==> flow/design.v <==
module pe (
    input clk, en,
    input      [7:0] a, b,
    output reg [15:0] out
);
    always @(posedge clk) begin
        if (en) begin
            out <= a*b;
        end else begin  
            out <= 0;
        end
    end
endmodule
module cu_engine (
    input  clk, nrst,
    input  [71:0] filter, 
    input  [23:0] data_in,
    input  [ 8:0] pe_en_ctrl,
    output [15:0] pe_out
);
    reg [23:0] dff [0:1];
    wire [143:0] psum;
    pe pe00 (.clk(clk), .en(pe_en_ctrl[0]), .a(data_in[ 7: 0]), .b(filter[ 7: 0]), .out(psum[15: 0]));
    pe pe10 (.clk(clk), .en(pe_en_ctrl[1]), .a(data_in[15: 8]), .b(filter[15: 8]), .out(psum[31:16]));
    pe pe20 (.clk(clk), .en(pe_en_ctrl[2]), .a(data_in[23:16]), .b(filter[23:16]), .out(psum[47:32]));
    pe pe01 (.clk(clk), .en(pe_en_ctrl[3]), .a(dff[0][ 7: 0]), .b(filter[31:24]), .out(psum[63:48]));
    pe pe11 (.clk(clk), .en(pe_en_ctrl[4]), .a(dff[0][15: 8]), .b(filter[39:32]), .out(psum[79:64]));
    pe pe21 (.clk(clk), .en(pe_en_ctrl[5]), .a(dff[0][23:16]), .b(filter[47:40]), .out(psum[95:80]));
    pe pe02 (.clk(clk), .en(pe_en_ctrl[6]), .a(dff[1][ 7: 0]), .b(filter[55:48]), .out(psum[111: 96]));
    pe pe12 (.clk(clk), .en(pe_en_ctrl[7]), .a(dff[1][15: 8]), .b(filter[63:56]), .out(psum[127:112]));
    pe pe22 (.clk(clk), .en(pe_en_ctrl[8]), .a(dff[1][23:16]), .b(filter[71:64]), .out(psum[143:128]));
    always @(posedge clk) begin
        if (!nrst) begin
            dff[0] <= 0;
            dff[1] <= 0;
        end else begin
            dff[0] <= data_in;
            dff[1] <= dff[0]; 
        end
    end
    assign pe_out = psum[15:0] + psum[31:16] + psum[47:32] + psum[63:48] + psum[79:64] + psum[95:80] + psum[111:96] + psum[127:112] + psum[143:128];
endmodule
Tool chain data of cu_engine:

Module cu_engine before and after one edit of its RTL, step after step.
Lines under "original" count in the file above, lines under "edited" in the edited file.
"difference" is "edited" less "original", of the values as shown; "rel. change" is that difference over "original", in percent.
Cell names lack the library's common part.
A cell with - has no value.

* top module: cu_engine
* clock input: clk
* cell library: sky130hd
* library corner: tt_025C_1v80

Edit of the RTL:

Unified diff, file above to edited file.
The edit is scripted: it alters the design's behaviour and was not made to optimise anything.

```diff
@@ -22,5 +22,5 @@
     wire [143:0] psum;
     pe pe00 (.clk(clk), .en(pe_en_ctrl[0]), .a(data_in[ 7: 0]), .b(filter[ 7: 0]), .out(psum[15: 0]));
-    pe pe10 (.clk(clk), .en(pe_en_ctrl[1]), .a(data_in[15: 8]), .b(filter[15: 8]), .out(psum[31:16]));
+    assign psum[31:16] = 0;
     pe pe20 (.clk(clk), .en(pe_en_ctrl[2]), .a(data_in[23:16]), .b(filter[23:16]), .out(psum[47:32]));
     pe pe01 (.clk(clk), .en(pe_en_ctrl[3]), .a(dff[0][ 7: 0]), .b(filter[31:24]), .out(psum[63:48]));
```

Word-level counts:

Counts by Yosys on the flattened word-level netlist (proc, flatten, opt, wreduce). Print and check cells are left out. Cells with the same type and inputs are merged into one.

Operators by class
* $add $sub $neg: original 8, edited 7, difference -1, rel. change -12.50%
* multiply operators: original 9, edited 8, difference -1, rel. change -11.11%

Operator list
* multiplier 8 x 8 -> 16 bit: original 9, edited 8, difference -1, rel. change -11.11%
* adder 16 bit: original 8, edited 7, difference -1, rel. change -12.50%

Storage and ports
* input port bits: original 107, edited 107, difference 0, rel. change 0.00%
* flip-flop bits (word level): original 192, edited 176, difference -16, rel. change -8.33%
* output and inout bits: original 16, edited 16, difference 0, rel. change 0.00%
* elaborated cells: original 28, edited 25, difference -3, rel. change -10.71%

Longest topological paths:

Longest topological path by Yosys (ltp), each cell counted once; first at word level (registers and memories cut), then after technology mapping (sequential cells cut; the memories' decode and read muxes count).

Depth
* word-level depth: original 8, edited 7, difference -1, rel. change -12.50%
* ABC_AREA: original 0, edited 0
* mapped depth: original 17, edited 16, difference -1, rel. change -5.88%
* gate-level depth less buffers: original 16, edited 16, difference 0, rel. change 0.00%

Synthesis result:

The flow's flattened synthesis, as Yosys stat reports it; memories are mapped. The netlist is that of the ABC_AREA named above (0 if unset); the other value can give another one.

Cells by type
* fa_1: original 425, edited 375, difference -50, rel. change -11.76%
* nor3_1: original 39, edited 85, difference +46, rel. change +117.95%
* and2_1: original 556, edited 514, difference -42, rel. change -7.55%
* ha_1: original 340, edited 304, difference -36, rel. change -10.59%
* inv_1: original 609, edited 575, difference -34, rel. change -5.58%
* o21ai_0: original 43, edited 20, difference -23, rel. change -53.49%
* nand2_1: original 112, edited 90, difference -22, rel. change -19.64%
* xor2_1: original 31, edited 13, difference -18, rel. change -58.06%
* dfxtp_1: original 192, edited 176, difference -16, rel. change -8.33%
* nor2_1: original 88, edited 73, difference -15, rel. change -17.05%
* a211oi_1: original 22, edited 8, difference -14, rel. change -63.64%
* nand3_1: original 17, edited 3, difference -14, rel. change -82.35%
* a21o_1: original 38, edited 26, difference -12, rel. change -31.58%
* o211ai_1: original 6, edited 18, difference +12, rel. change +200.00%
* o31a_1: original 5, edited 17, difference +12, rel. change +240.00%
* nor2b_1: original 20, edited 10, difference -10, rel. change -50.00%
* a21oi_1: original 65, edited 56, difference -9, rel. change -13.85%
* and3_1: original 9, edited 18, difference +9, rel. change +100.00%

Cell types equal on both sides are left out: 1.
The list need not be complete.

Mapped netlist
* mapped cells: original 2853, edited 2659, difference -194, rel. change -6.80%
* area of sequential cells (µm²): original 3843.7, edited 3523.4, difference -320.3, rel. change -8.33%
* buffer cells: original 11, edited 22, difference +11, rel. change +100.00%
* synthesis area (µm²): original 26810.7, edited 24659.9, difference -2150.8, rel. change -8.02%
* flip-flop cells: original 192, edited 176, difference -16, rel. change -8.33%

The figures by module come from a second, unflattened synthesis with its own total; it is not the netlist above.

Second synthesis, totals
* cell total of the unflattened synthesis: original 2895, edited 2666, difference -229, rel. change -7.91%
* area total of the unflattened synthesis (µm²): original 27171.1, edited 24586.1, difference -2585.0, rel. change -9.51%

Rows give one instance, submodules left out.

By module, original
* pe: cells 274, area 2516.2 µm², times used 9, seq. area 320.3 µm²
* cu_engine: cells 429, area 4525.6 µm², times used 1, seq. area 960.9 µm²

By module, edited
* pe: cells 274, area 2516.2 µm², times used 8, seq. area 320.3 µm²
* cu_engine: cells 474, area 4456.8 µm², times used 1, seq. area 960.9 µm²

Worst setup path after synthesis:

Path of least setup slack by OpenSTA after synthesis, without wires, with an ideal clock, recovery checks aside; 20% of the period is set as input and as output delay. Where synthesis merged equal registers, the netlist keeps one of their names.

Timing path post-synthesis
* path type: original flip-flop to output port, edited flip-flop to output port
* from: original reg pe02.out[2], edited reg pe11.out[2]
* to: original out pe_out[14], edited out pe_out[14]
* data required time (ns): original 4.960, edited 4.960, difference 0.000, rel. change 0.00%
* stages on the path: original 15, edited 17, difference +2, rel. change +13.33%
* clock period (ns): original 6.2, edited 6.2, difference 0.0, rel. change 0.00%
* path slack (ns): original 0.780, edited 1.072, difference +0.292
* delay of the path (ns): original 4.180, edited 3.888, difference -0.292, rel. change -6.99%
* buffers on the path: original 0, edited 0, difference 0
* arrival time (ns): original 4.180, edited 3.888, difference -0.292, rel. change -6.99%
* time at the first pin (ns): original 0.000, edited 0.000, difference 0.000
* output delay (ns): original 1.240, edited 1.240, difference 0.000, rel. change 0.00%
* period reached after synthesis (ns): original 5.42, edited 5.128, difference -0.292, rel. change -5.39%

"delay of the path" is the arrival time less input delay plus setup time.
A path that ends at an output port has no setup time.
"stages on the path": output pins that drive a net of the path, with the launching flip-flop's if there is one; two outputs of one cell count as two.
"period reached after synthesis" is the clock period less the worst setup slack; recovery checks do not enter. This is arithmetic on one report: input and output delays are still those of the set period (20% each).
Between the ends stands the longest chain of elaborated cells between them, by number of cells; it is not shown to be the way that was timed. Of several equally long chains one is given.
Each line given opens the expression or statement behind the cell; cells for indexed reads and writes are added by Yosys, which also makes memories of some case tables.

Between the ends, post-synthesis, original:
* cell sequence: dfxtp_1 fa_1 fa_1 fa_1 inv_1 fa_1 inv_1 ha_1 fa_1 a211oi_1 o211ai_1 a41oi_1 o21bai_1 a21oi_1 xnor2_1
* cells in the longest elaborated chain: 3
* elaborated cells on any way between the ends: 3
* RTL lines with such cells: 1
* those cells by class: 3 x add/sub

Ends and longest elaborated chain, post-synthesis, original
* start: declaration: line 4 `output reg [15:0] out`
* start: assignment: line 8 `out <= a*b;`
* start: assignment: line 10 `out <= 0;`
* adder 16 bit x3: line 41 `assign pe_out = psum[15:0] + psum[31:16] + psum[47:32] + psum[63:48] + psum[79:64] + psum[95:80] + psum[111:96 ...`
* end: declaration: line 19 `output [15:0] pe_out`

Between the ends, post-synthesis, edited:
* cell sequence: dfxtp_1 inv_1 fa_1 inv_1 fa_1 fa_1 inv_1 fa_1 inv_1 ha_1 inv_1 fa_1 nor2b_1 o31a_1 o2111ai_1 a31oi_1 xor2_1
* cells in the longest elaborated chain: 5
* elaborated cells on any way between the ends: 5
* RTL lines with such cells: 1
* those cells by class: 5 x add/sub

Ends and longest elaborated chain, post-synthesis, edited
* start: declaration: line 4 `output reg [15:0] out`
* start: assignment: line 8 `out <= a*b;`
* start: assignment: line 10 `out <= 0;`
* adder 16 bit x5: line 41 `assign pe_out = psum[15:0] + psum[31:16] + psum[47:32] + psum[63:48] + psum[79:64] + psum[95:80] + psum[111:96 ...`
* end: declaration: line 19 `output [15:0] pe_out`

Worst path after layout:

Path of least setup slack in the final report of the runs of set A (OpenROAD, finished layout, wires in). Where an end is a register, its clock arrival counts in the times.

Timing path after layout
* path type: original flip-flop to output port, edited flip-flop to output port
* from: original reg pe00.out[2], edited reg pe11.out[6]
* to: original out pe_out[14], edited out pe_out[15]
* time at the first pin (ns): original 0.46, edited 0.45, difference -0.01, rel. change -2.17%
* path slack (ns): original 0.17, edited 0.19, difference +0.02
* stages on the path: original 18, edited 15, difference -3, rel. change -16.67%
* arrival time (ns): original 4.79, edited 4.77, difference -0.02, rel. change -0.42%
* buffers on the path: original 1, edited 1, difference 0, rel. change 0.00%
* data required time (ns): original 4.96, edited 4.96, difference 0.00, rel. change 0.00%
* output delay (ns): original 1.24, edited 1.24, difference 0.00, rel. change 0.00%
* clock period (ns): original 6.2, edited 6.2, difference 0.0, rel. change 0.00%

Between the ends stands the longest chain of elaborated cells between them, by number of cells; it is not shown to be the way that was timed. Of several equally long chains one is given.

Between the ends, after layout, original:
* cell sequence: dfxtp_1 inv_1 fa_1 inv_1 fa_1 fa_1 inv_1 fa_1 inv_1 ha_2 fa_2 a211oi_2 o211ai_1 a41oi_2 o21bai_1 a21oi_2 xnor2_2 buf_2
* cells in the longest elaborated chain: 8
* elaborated cells on any way between the ends: 8
* RTL lines with such cells: 1
* those cells by class: 8 x add/sub

Ends and longest elaborated chain, after layout, original
* start: declaration: line 4 `output reg [15:0] out`
* start: assignment: line 8 `out <= a*b;`
* start: assignment: line 10 `out <= 0;`
* adder 16 bit x8: line 41 `assign pe_out = psum[15:0] + psum[31:16] + psum[47:32] + psum[63:48] + psum[79:64] + psum[95:80] + psum[111:96 ...`
* end: declaration: line 19 `output [15:0] pe_out`

Between the ends, after layout, edited:
* cell sequence: dfxtp_1 inv_1 fa_1 inv_1 fa_1 fa_1 inv_1 fa_1 inv_1 ha_1 or4_1 o22ai_4 o211ai_1 xnor2_2 dlygate4sd2_1
* cells in the longest elaborated chain: 5
* elaborated cells on any way between the ends: 5
* RTL lines with such cells: 1
* those cells by class: 5 x add/sub

Ends and longest elaborated chain, after layout, edited
* start: declaration: line 4 `output reg [15:0] out`
* start: assignment: line 8 `out <= a*b;`
* start: assignment: line 10 `out <= 0;`
* adder 16 bit x5: line 41 `assign pe_out = psum[15:0] + psum[31:16] + psum[47:32] + psum[63:48] + psum[79:64] + psum[95:80] + psum[111:96 ...`
* end: declaration: line 19 `output [15:0] pe_out`

Flow runs:

Both versions went through the flow (Yosys, OpenROAD) with the same settings in each pair. Constraints: input delay and output delay 20% of the set period each, output load 0.01 pF.

Settings, set A:
* CORE_UTILIZATION: 40
* period_ns: 6.2
* CAP_MARGIN: 20
* CORE_MARGIN: 2
* SLEW_MARGIN: 20

Measured results, set A
* standard-cell area after routing (µm²): original 29858.6, edited 27412.5, difference -2446.1, rel. change -8.19%
* post-route utilization: original 0.452, edited 0.447, difference -0.005
* worst hold slack (ns): original 0.602, edited 0.594, difference -0.008
* total power after layout (mW): original 13.121, edited 11.084, difference -2.037, rel. change -15.52%
* total negative slack (ns): original 0.000, edited 0.000, difference 0.000
* die area (µm²): original 69113.8, edited 63652.8, difference -5461.0, rel. change -7.90%
* area of the synthesized netlist (µm²): original 26810.7, edited 24659.9, difference -2150.8, rel. change -8.02%
* worst slack on setup checks (ns): original 0.167, edited 0.190, difference +0.023
* reached clock period (ns): original 6.033, edited 6.010, difference -0.023, rel. change -0.38%

Settings, set B:
* CORE_ASPECT_RATIO: 1.56
* CORE_UTILIZATION: 22
* CTS_CLUSTER_SIZE: 35
* MIN_ROUTING_LAYER: met1
* PLACE_DENSITY_LB_ADDON: 0.07
* SETUP_SLACK_MARGIN: 0.36
* SLEW_MARGIN: 0
* TNS_END_PERCENT: 65
* period_ns: 8.31
* CAP_MARGIN: 20
* CORE_MARGIN: 2

Measured results, set B
* standard-cell area after routing (µm²): original 30638.1, edited 28224.6, difference -2413.5, rel. change -7.88%
* post-route utilization: original 0.253, edited 0.253, difference 0.000
* worst hold slack (ns): original 0.614, edited 0.644, difference +0.030
* total power after layout (mW): original 10.753, edited 8.411, difference -2.342, rel. change -21.78%
* total negative slack (ns): original 0.000, edited 0.000, difference 0.000
* die area (µm²): original 124746.0, edited 114852.0, difference -9894.0, rel. change -7.93%
* area of the synthesized netlist (µm²): original 26810.7, edited 24659.9, difference -2150.8, rel. change -8.02%
* worst slack on setup checks (ns): original 0.780, edited 1.474, difference +0.694
* reached clock period (ns): original 7.530, edited 6.836, difference -0.694, rel. change -9.22%

"reached clock period" means the clock period less the worst setup slack. The figure is calculated, with input and output delays left at 20% of the set period.
"total power after layout": no workload was simulated; the value follows from the tool's default switching activity.
